==> flow/design.v <==
`timescale 1ns / 1ps
module sorting_system(
    input wire clk,              
    input wire rst_n,            
    input wire btn_manual_1,     
    input wire btn_manual_2,     
    input wire sensor_out,
    output wire s0, s1,
    output wire s2, s3,
    output wire led_r, led_g, led_b,
    input wire ir_sensor,        
    output wire servo_pwm_1,     
    output wire servo_pwm_2,     
    output wire led_ir_status    
);
    wire [1:0] detected_color;  
    tcs3200_core_v3 #(
        .SAMPLE_TIME(2500)
    ) color_sensor_inst (
        .clk(clk), .rst_n(rst_n),
        .sensor_out(sensor_out),
        .s0(s0), .s1(s1), .s2(s2), .s3(s3),
        .color_id(detected_color),
        .led_r(led_r), .led_g(led_g), .led_b(led_b)
    );
    reg ir_s1, ir_s2;
    wire ir_edge;
    always @(posedge clk) begin
        if (rst_n) begin
            ir_s1 <= 1'b1;
            ir_s2 <= 1'b1;
        end else begin
            ir_s1 <= ir_sensor;
            ir_s2 <= ir_s1;
        end
    end
    assign ir_edge = (ir_s2 == 1'b1 && ir_s1 == 1'b0);
    assign led_ir_status = ~ir_s2;  
    reg trig_1, trig_2;
    always @(posedge clk) begin
        if (rst_n) begin
            trig_1 <= 0;
            trig_2 <= 0;
        end else begin
            trig_1 <= 0;
            trig_2 <= 0;
            if (ir_edge) begin
                if (detected_color == 2'd1) trig_1 <= 1;
                else if (detected_color == 2'd2) trig_2 <= 1;
            end
        end
    end
    servo_core #(
        .START_DELAY(26250),
        .HOLD_TIME(30000)
    ) servo_1_inst (
        .clk(clk), .rst_n(rst_n),
        .activate(trig_1 | btn_manual_1),
        .pwm_out(servo_pwm_1)
    );
    servo_core #(
        .START_DELAY(50000),
        .HOLD_TIME(30000)
    ) servo_2_inst (
        .clk(clk), .rst_n(rst_n),
        .activate(trig_2 | btn_manual_2),
        .pwm_out(servo_pwm_2)
    );
endmodule
module tcs3200_core_v3(
    input clk, rst_n, sensor_out,
    output wire s0, s1,
    output reg s2, s3,
    output reg [1:0] color_id,
    output reg led_r, led_g, led_b
);
    assign s0 = 1; assign s1 = 1;  
    parameter SAMPLE_TIME = 12500000;  
    localparam RED=0, BLUE=1, GREEN=2;
    reg [1:0] state;
    reg [31:0] timer, counter;
    reg [31:0] r_val, g_val, b_val;
    reg s_in_d, s_in_d2;
    wire s_edge = s_in_d & ~s_in_d2;
    always @(posedge clk) begin
        if (rst_n) begin s_in_d <= 1'b0; s_in_d2 <= 1'b0; end
        else begin s_in_d <= sensor_out; s_in_d2 <= s_in_d; end
    end
    always @(posedge clk) begin
        if (rst_n) begin
            state <= RED; timer <= 0; counter <= 0; s2 <= 0; s3 <= 0;
            r_val <= 0; g_val <= 0; b_val <= 0;
            color_id <= 0; led_r<=0; led_g<=0; led_b<=0;
        end else begin
            if (timer < SAMPLE_TIME) begin
                timer <= timer + 1;
                if (s_edge) counter <= counter + 1;
            end else begin
                timer <= 0; counter <= 0;
                case(state)
                    RED: begin r_val <= counter; state <= BLUE; s2<=0; s3<=1; end
                    BLUE: begin b_val <= counter; state <= GREEN; s2<=1; s3<=1; end
                    GREEN: begin
                        g_val <= counter; state <= RED; s2<=0; s3<=0;
                        if ((r_val + g_val + b_val) > 1000) begin
                            if(r_val > g_val && r_val > b_val) begin
                                color_id <= 1; led_r<=1; led_g<=0; led_b<=0;
                            end else if(g_val > r_val && g_val > b_val) begin
                                color_id <= 2; led_r<=0; led_g<=1; led_b<=0;
                            end else if(b_val > r_val && b_val > g_val) begin
                                color_id <= 3; led_r<=0; led_g<=0; led_b<=1;
                            end
                        end else begin
                             led_r<=0; led_g<=0; led_b<=0;
                        end
                    end
                    default: begin state <= RED; s2<=0; s3<=0; end
                endcase
            end
        end
    end
endmodule
module servo_core #(
    parameter START_DELAY = 0,       
    parameter HOLD_TIME = 125000000  
)(
    input clk, rst_n, activate,
    output reg pwm_out
);
    parameter PWM_TOP = 2500;        
    parameter MIN_PULSE = 62;        
    parameter TARGET_PULSE = 146;    
    parameter STEP = 1;              
    reg [31:0] cnt;
    reg [31:0] duty;
    localparam IDLE=0, WAIT_DELAY=1, MOVE=2, HOLD=3, RETURN=4;
    reg [2:0] state;
    reg [31:0] general_timer;  
    always @(posedge clk) begin
        if (rst_n) begin
            state <= IDLE; duty <= MIN_PULSE; general_timer <= 0;
            cnt <= 0; pwm_out <= 0;
        end else begin
            if (cnt < PWM_TOP) cnt <= cnt + 1; else cnt <= 0;
            pwm_out <= (cnt < duty) ? 1 : 0;
            case(state)
                IDLE: begin
                    duty <= MIN_PULSE;
                    general_timer <= 0;
                    if (activate) begin
                        if (START_DELAY > 0) state <= WAIT_DELAY;
                        else state <= MOVE;
                    end
                end
                WAIT_DELAY: begin
                    if (general_timer < START_DELAY) begin
                        general_timer <= general_timer + 1;
                    end else begin
                        general_timer <= 0;
                        state <= MOVE;
                    end
                end
                MOVE: begin
                    if (duty < TARGET_PULSE) duty <= duty + STEP;
                    else begin
                        duty <= TARGET_PULSE;
                        general_timer <= 0;
                        state <= HOLD;
                    end
                end
                HOLD: begin
                    if (general_timer < HOLD_TIME) general_timer <= general_timer + 1;
                    else state <= RETURN;
                end
                RETURN: begin
                    if (duty > MIN_PULSE) duty <= duty - STEP;
                    else state <= IDLE;
                end
                default: state <= IDLE;
            endcase
        end
    end
endmodule
Tool chain data of sorting_system
The steps from the RTL of sorting_system to its reports follow in flow order.
Lines are those of the file above, counted from 1.
Library cell names are shortened.
{"block": "inputs", "top": "sorting_system", "clock_port": "clk", "lib": "sky130hd", "corner": "tt_025C_1v80"}

Word-level counts
Yosys after proc, flatten, opt, wreduce and memory -nomap, before mapping. Memory bits, and registers merged into a memory's read port (data or address), are not among the register bits. Print and check cells are not counted. Equal cells are merged and count once.
{"block": "word_totals", "rom_bits": 0, "reg_bits": 375, "ramBits": 0, "clocked_rd_ports_x_width": 0, "n_memories": 0, "latch_bits": 0}
{"block": "op_classes", "eq_ne": 27, "div_mod_pow": 0, "add_sub_neg": 12, "muxes": 47, "n_cmp": 20, "n_reduce_logical": 29, "mul": 0, "n_logic": 10, "shifts": 0}
{"block": "op_table", "cell": "two-way mux 32 bit", "n": 10}
{"block": "op_table", "cell": "adder 32 x 1 -> 32 bit (second input constant)", "n": 8}
{"block": "op_table", "cell": "parallel mux 32 bit (select 4 bit)", "n": 2}
{"block": "op_table", "cell": "greater-than comparator 32 bit", "n": 6}
{"block": "op_table", "cell": "parallel mux 32 bit (select 3 bit)", "n": 2}
{"block": "op_table", "cell": "less-than comparator 32 x 12 -> 1 bit (second input constant)", "n": 3}
{"block": "op_table", "cell": "less-than comparator 32 x 15 -> 1 bit (second input constant)", "n": 3}
{"block": "op_table", "cell": "subtractor 32 x 1 -> 32 bit (second input constant)", "n": 2}
{"block": "op_table", "cell": "adder 32 bit", "n": 2}
{"block": "op_table", "cell": "less-than comparator 32 bit", "n": 2}
{"block": "op_table", "cell": "greater-than comparator 32 x 6 -> 1 bit (second input constant)", "n": 2}
{"block": "op_table", "cell": "less-than comparator 32 x 8 -> 1 bit (second input constant)", "n": 2}
{"block": "op_table", "cell": "greater-than comparator 32 x 10 -> 1 bit (second input constant)", "n": 1}
{"block": "op_table", "cell": "less-than comparator 32 x 16 -> 1 bit (second input constant)", "n": 1}
{"block": "op_table", "cell": "two-way mux 3 bit", "n": 10}
{"block": "op_table", "cell": "parallel mux 3 bit (select 5 bit)", "n": 2}
{"block": "op_table", "cell": "inequality test 2 bit (second input constant)", "n": 10}
{"block": "op_table", "cell": "two-way mux 1 bit", "n": 17}
{"block": "op_table", "cell": "== test 3 x 2 -> 1 bit (second input constant)", "n": 4}
{"block": "op_table", "cell": "AND reduction 2 bit", "n": 5}
{"block": "op_table", "cell": "OR reduction 2 bit", "n": 5}
{"block": "op_table", "cell": "AND reduction 5 bit", "n": 2}
{"block": "op_table", "cell": "AND reduction 3 bit", "n": 3}
{"block": "op_table", "cell": "nonzero test 3 bit", "n": 3}
{"block": "op_table", "cell": "inequality test 2 x 1 -> 1 bit (second input constant)", "n": 4}
{"block": "op_table", "cell": "nonzero test 4 bit", "n": 2}
{"block": "op_table", "cell": "NOT 1 bit", "n": 7}
{"block": "op_table", "cell": "== test 3 x 1 -> 1 bit (second input constant)", "n": 2}
Other operator kinds: 13; their cells: 23.

Logic depth
Depth = most cells in a row (Yosys ltp): at word level without a register or memory, in the mapped netlist without a sequential cell, where the memories' decode and read muxes count.
{"block": "logic_depth", "depth_word": 6, "ABC_AREA": 1, "depth_mapped": 23}

Synthesis result
Source: synth_stat.txt of the flow (Yosys; design flattened, memories mapped). It holds for the ABC_AREA given above (unset counts as 0); a run with the other value may have another netlist.
Totals and module areas in this step are rounded.
{"block": "mapped", "mapped_area_mm2": 0.0219, "cell_count": 3021, "ffs": 380, "n_buf": 75}
{"block": "by_type", "cell_type": "dfxtp_1", "n": 380, "area_total_um2": 7.61E+03}
{"block": "by_type", "cell_type": "ha_1", "n": 199, "area_total_um2": 2.49E+03}
{"block": "by_type", "cell_type": "nand2_1", "n": 570, "area_total_um2": 2.14E+03}
{"block": "by_type", "cell_type": "a21oi_1", "n": 328, "area_total_um2": 1.64E+03}
{"block": "by_type", "cell_type": "inv_1", "n": 427, "area_total_um2": 1.6E+03}
{"block": "by_type", "cell_type": "nor2_1", "n": 286, "area_total_um2": 1073.53}
{"block": "by_type", "cell_type": "o21ai_0", "n": 175, "area_total_um2": 875.84}
{"block": "by_type", "cell_type": "fa_1", "n": 32, "area_total_um2": 640.614}
{"block": "by_type", "cell_type": "nand3_1", "n": 128, "area_total_um2": 640.614}
{"block": "by_type", "cell_type": "nor3_1", "n": 84, "area_total_um2": 420.403}
{"block": "by_type", "cell_type": "nand4_1", "n": 49, "area_total_um2": 306.544}
{"block": "by_type", "cell_type": "o211ai_1", "n": 39, "area_total_um2": 292.781}
{"block": "by_type", "cell_type": "xor2_1", "n": 27, "area_total_um2": 236.477}
{"block": "by_type", "cell_type": "clkbuf_1", "n": 62, "area_total_um2": 232.723}
{"block": "by_type", "cell_type": "o22ai_1", "n": 37, "area_total_um2": 231.472}
{"block": "by_type", "cell_type": "nor4_1", "n": 27, "area_total_um2": 168.912}
{"block": "by_type", "cell_type": "a211oi_1", "n": 15, "area_total_um2": 112.608}
{"block": "by_type", "cell_type": "nor2_4", "n": 8, "area_total_um2": 90.086}
Not listed: further types 43, cells in them 148.

Path before layout
OpenSTA on the mapped netlist: ideal clock, no wires. The path of least setup slack (recovery checks aside). Input and output delay are each 20% of the period. Register names are those of the netlist, which keeps one name where synthesis merged equal registers.
{"block": "synth_timing", "path_kind": "reg2reg", "start": "reg color_sensor_inst.b_val[1]", "end": "reg color_sensor_inst.led_b", "arrival_time_ns": 2.781, "slack_ns": 5.087, "path_buffers": 0, "t_first_pin_ns": 0.000, "path_delay_ns": 2.913, "tclk_ns": 8.0, "stages": 22, "synth_period_reached_ns": 2.913}
"path_delay_ns" = arrival - input delay + setup time.
"stages" counts driving pins, that of a launching flip-flop among them; a cell with two outputs on the path counts twice.
"synth_period_reached_ns" = period - worst setup slack (recovery checks aside). The figure is calculated, with input and output delays left at 20% of the set period.
The rows between start and end are the longest chain of elaborated cells between them; the timing report does not say that the signal goes this way. Where chains are equally long, one stands for them.
A line is the first line of the expression or statement that the cell stems from. Yosys adds cells for indexed reads and writes and turns some case tables into memories.
A register here has more assigning lines than the two given.
{"block": "synth_via", "cell_sequence": "dfxtp_1 fa_1 ha_1 fa_1 nand2_1 nand3_1 nand3_1 nand2_1 nand2_1 nand2_1 nand2_1 nand2_1 nor2_1 nand2_1 nor2_1 nand3_1 nor2_1 nand2_1 nand2_1 nand2_1 nand2_1 a21oi_1", "elab_chain_cells": 6, "cone_cells": 15, "lines_between": 4, "classes_between": "add/sub (1); compare (5); eq/ne (1); mux (4); reduce/logical (4)"}
{"block": "synth_lines", "item": "start, declared", "line_no": 82, "text": "reg [31:0] r_val, g_val, b_val;"}
{"block": "synth_lines", "item": "start, assigned", "line_no": 92, "text": "r_val <= 0; g_val <= 0; b_val <= 0;"}
{"block": "synth_lines", "item": "start, assigned", "line_no": 102, "text": "BLUE: begin b_val <= counter; state <= GREEN; s2<=1; s3<=1; end"}
{"block": "synth_lines", "item": "greater-than comparator 32 bit", "line_no": 110, "text": "end else if(b_val > r_val && b_val > g_val) begin"}
{"block": "synth_lines", "item": "logical AND 1 bit", "line_no": 110}
{"block": "synth_lines", "item": "two-way mux 1 bit", "line_no": 110}
{"block": "synth_lines", "item": "two-way mux 1 bit", "line_no": 108, "text": "end else if(g_val > r_val && g_val > b_val) begin"}
{"block": "synth_lines", "item": "two-way mux 1 bit", "line_no": 106, "text": "if(r_val > g_val && r_val > b_val) begin"}
{"block": "synth_lines", "item": "two-way mux 1 bit", "line_no": 105, "text": "if ((r_val + g_val + b_val) > 1000) begin"}
{"block": "synth_lines", "item": "end, assigned", "line_no": 107, "text": "color_id <= 1; led_r<=1; led_g<=0; led_b<=0;"}
{"block": "synth_lines", "item": "end, assigned", "line_no": 109, "text": "color_id <= 2; led_r<=0; led_g<=1; led_b<=0;"}
{"block": "synth_lines", "item": "end, declared", "line_no": 75, "text": "output reg led_r, led_g, led_b"}

Worst path after layout
From the final timing report of run 1: the path of least setup slack in the routed layout; clock arrival at registers is part of the times.
{"block": "layout_timing", "path_kind": "in2reg", "start": "in rst_n", "end": "reg color_sensor_inst.color_id", "tclk_ns": 8.0, "t_first_pin_ns": 1.60, "path_buffers": 3, "stages": 6, "arrival_time_ns": 4.42, "slack_ns": 4.01, "input_delay_ns": 1.60}
An end named without its bit number is one bit of that signal or, where synthesis recoded a state register, one of its new flip-flops.
A register here has more assigning lines than the two given.
{"block": "layout_via", "cell_sequence": "clkbuf_1 clkinv_1 clkbuf_1 clkbuf_1 nand3_1 nand2_1"}
{"block": "layout_lines", "item": "start, declared", "line_no": 4, "text": "input wire rst_n,"}
{"block": "layout_lines", "item": "end, assigned", "line_no": 93, "text": "color_id <= 0; led_r<=0; led_g<=0; led_b<=0;"}
{"block": "layout_lines", "item": "end, assigned", "line_no": 107, "text": "color_id <= 1; led_r<=1; led_g<=0; led_b<=0;"}
{"block": "layout_lines", "item": "end, declared", "line_no": 74, "text": "output reg [1:0] color_id,"}
Chain of elaborated cells between the ends: none given.

Design sorting_system on sky130hd. What follows are 5 stored runs of the flow, each under its own settings; their order means nothing. The constraints put input and output delay at 20% of the set period each and load the outputs with 0.01 pF.
By "period_less_ws_ns" is meant the clock period of the run minus its worst setup slack. This is arithmetic on one report: input and output delays are still those of the set period (20% each).
"worst_path_time_ns" is the time allowed to the run's worst setup path (the clock period less input and output delay, where it has them) less its slack. Clock arrival times count: a late capture clock shortens it, a late launch clock lengthens it.
"power_mw" rests on the timing tool's default activity at the inputs, not on a simulated workload.
Results are given in rounded form.

{"run": "run 1", "settings": { "ABC_AREA": 1, "CAP_MARGIN": 40, "CELL_PAD_IN_SITES_GLOBAL_PLACEMENT": 0, "CORE_ASPECT_RATIO": 1.67, "CORE_UTILIZATION": 40, "CTS_CLUSTER_SIZE": 54, "GPL_ROUTABILITY_DRIVEN": 0, "GPL_TIMING_DRIVEN": 0, "HOLD_SLACK_MARGIN": -0.08, "MIN_ROUTING_LAYER": "met2", "PLACE_DENSITY": 0.75, "SETUP_SLACK_MARGIN": 2.33, "period_ns": 8.0, "CORE_MARGIN": 2, "SLEW_MARGIN": 20 }, "results": { "synthArea_mm2": 0.0219, "die_mm2": 0.0566, "finish.stdcell_area_mm2": 0.0243, "fin_util_pct": 45.1, "timing.setup.ws_ns": 4.01, "setup_tns_ns": 0.000, "holdWs_ns": 0.434, "power_mw": 4.23, "period_less_ws_ns": 3.988, "worst_path_time_ns": 2.39, "timing.worst_path_kind": "in2reg" }}
{"run": "run 2", "settings": { "CORE_UTILIZATION": 40, "period_ns": 4.43, "CAP_MARGIN": 20, "CORE_MARGIN": 2, "SLEW_MARGIN": 20 }, "results": { "synthArea_mm2": 0.0213, "die_mm2": 0.055, "finish.stdcell_area_mm2": 0.0237, "fin_util_pct": 45.1, "timing.setup.ws_ns": 0.135, "setup_tns_ns": 0.000, "holdWs_ns": 0.447, "power_mw": 7.46, "period_less_ws_ns": 4.295, "worst_path_time_ns": 4.29, "timing.worst_path_kind": "reg2reg" }}
{"run": "run 3", "settings": { "CAP_MARGIN": 20, "CORE_MARGIN": 5, "CORE_UTILIZATION": 21, "MIN_ROUTING_LAYER": "met2", "PLACE_DENSITY_LB_ADDON": 0.28, "SETUP_SLACK_MARGIN": 0.39, "period_ns": 3.17, "SLEW_MARGIN": 20 }, "results": { "synthArea_mm2": 0.0213, "die_mm2": 0.108, "finish.stdcell_area_mm2": 0.0274, "fin_util_pct": 27.3, "timing.setup.ws_ns": -0.962, "setup_tns_ns": -4.69, "holdWs_ns": 0.377, "power_mw": 10.7, "period_less_ws_ns": 4.132, "worst_path_time_ns": 4.13, "timing.worst_path_kind": "reg2reg" }}
{"run": "run 4", "settings": { "CAP_MARGIN": 25, "CELL_PAD_IN_SITES_DETAIL_PLACEMENT": 1, "CELL_PAD_IN_SITES_GLOBAL_PLACEMENT": 1, "CORE_ASPECT_RATIO": 0.97, "CORE_MARGIN": 4, "CORE_UTILIZATION": 57, "GPL_ROUTABILITY_DRIVEN": 0, "MAX_ROUTING_LAYER": "met4", "PLACE_DENSITY": 0.81, "SETUP_SLACK_MARGIN": 0.52, "SLEW_MARGIN": 10, "TNS_END_PERCENT": 75, "period_ns": 4.81 }, "results": { "synthArea_mm2": 0.0213, "die_mm2": 0.0405, "finish.stdcell_area_mm2": 0.0235, "fin_util_pct": 63.8, "timing.setup.ws_ns": 0.538, "setup_tns_ns": 0.000, "holdWs_ns": 0.446, "power_mw": 6.80, "period_less_ws_ns": 4.272, "worst_path_time_ns": 4.27, "timing.worst_path_kind": "reg2reg" }}
{"run": "run 5", "settings": { "CORE_UTILIZATION": 61, "CTS_CLUSTER_DIAMETER": 368, "GPL_TIMING_DRIVEN": 0, "MIN_ROUTING_LAYER": "met2", "PLACE_DENSITY": 0.72, "SETUP_SLACK_MARGIN": 0.2, "period_ns": 3.11, "CAP_MARGIN": 20, "CORE_MARGIN": 2, "SLEW_MARGIN": 20 }, "results": { "synthArea_mm2": 0.0213, "die_mm2": 0.0364, "finish.stdcell_area_mm2": 0.0242, "fin_util_pct": 70.3, "timing.setup.ws_ns": -1.29, "setup_tns_ns": -6.35, "holdWs_ns": 0.436, "power_mw": 10.5, "period_less_ws_ns": 4.398, "worst_path_time_ns": 4.40, "timing.worst_path_kind": "reg2reg" }}
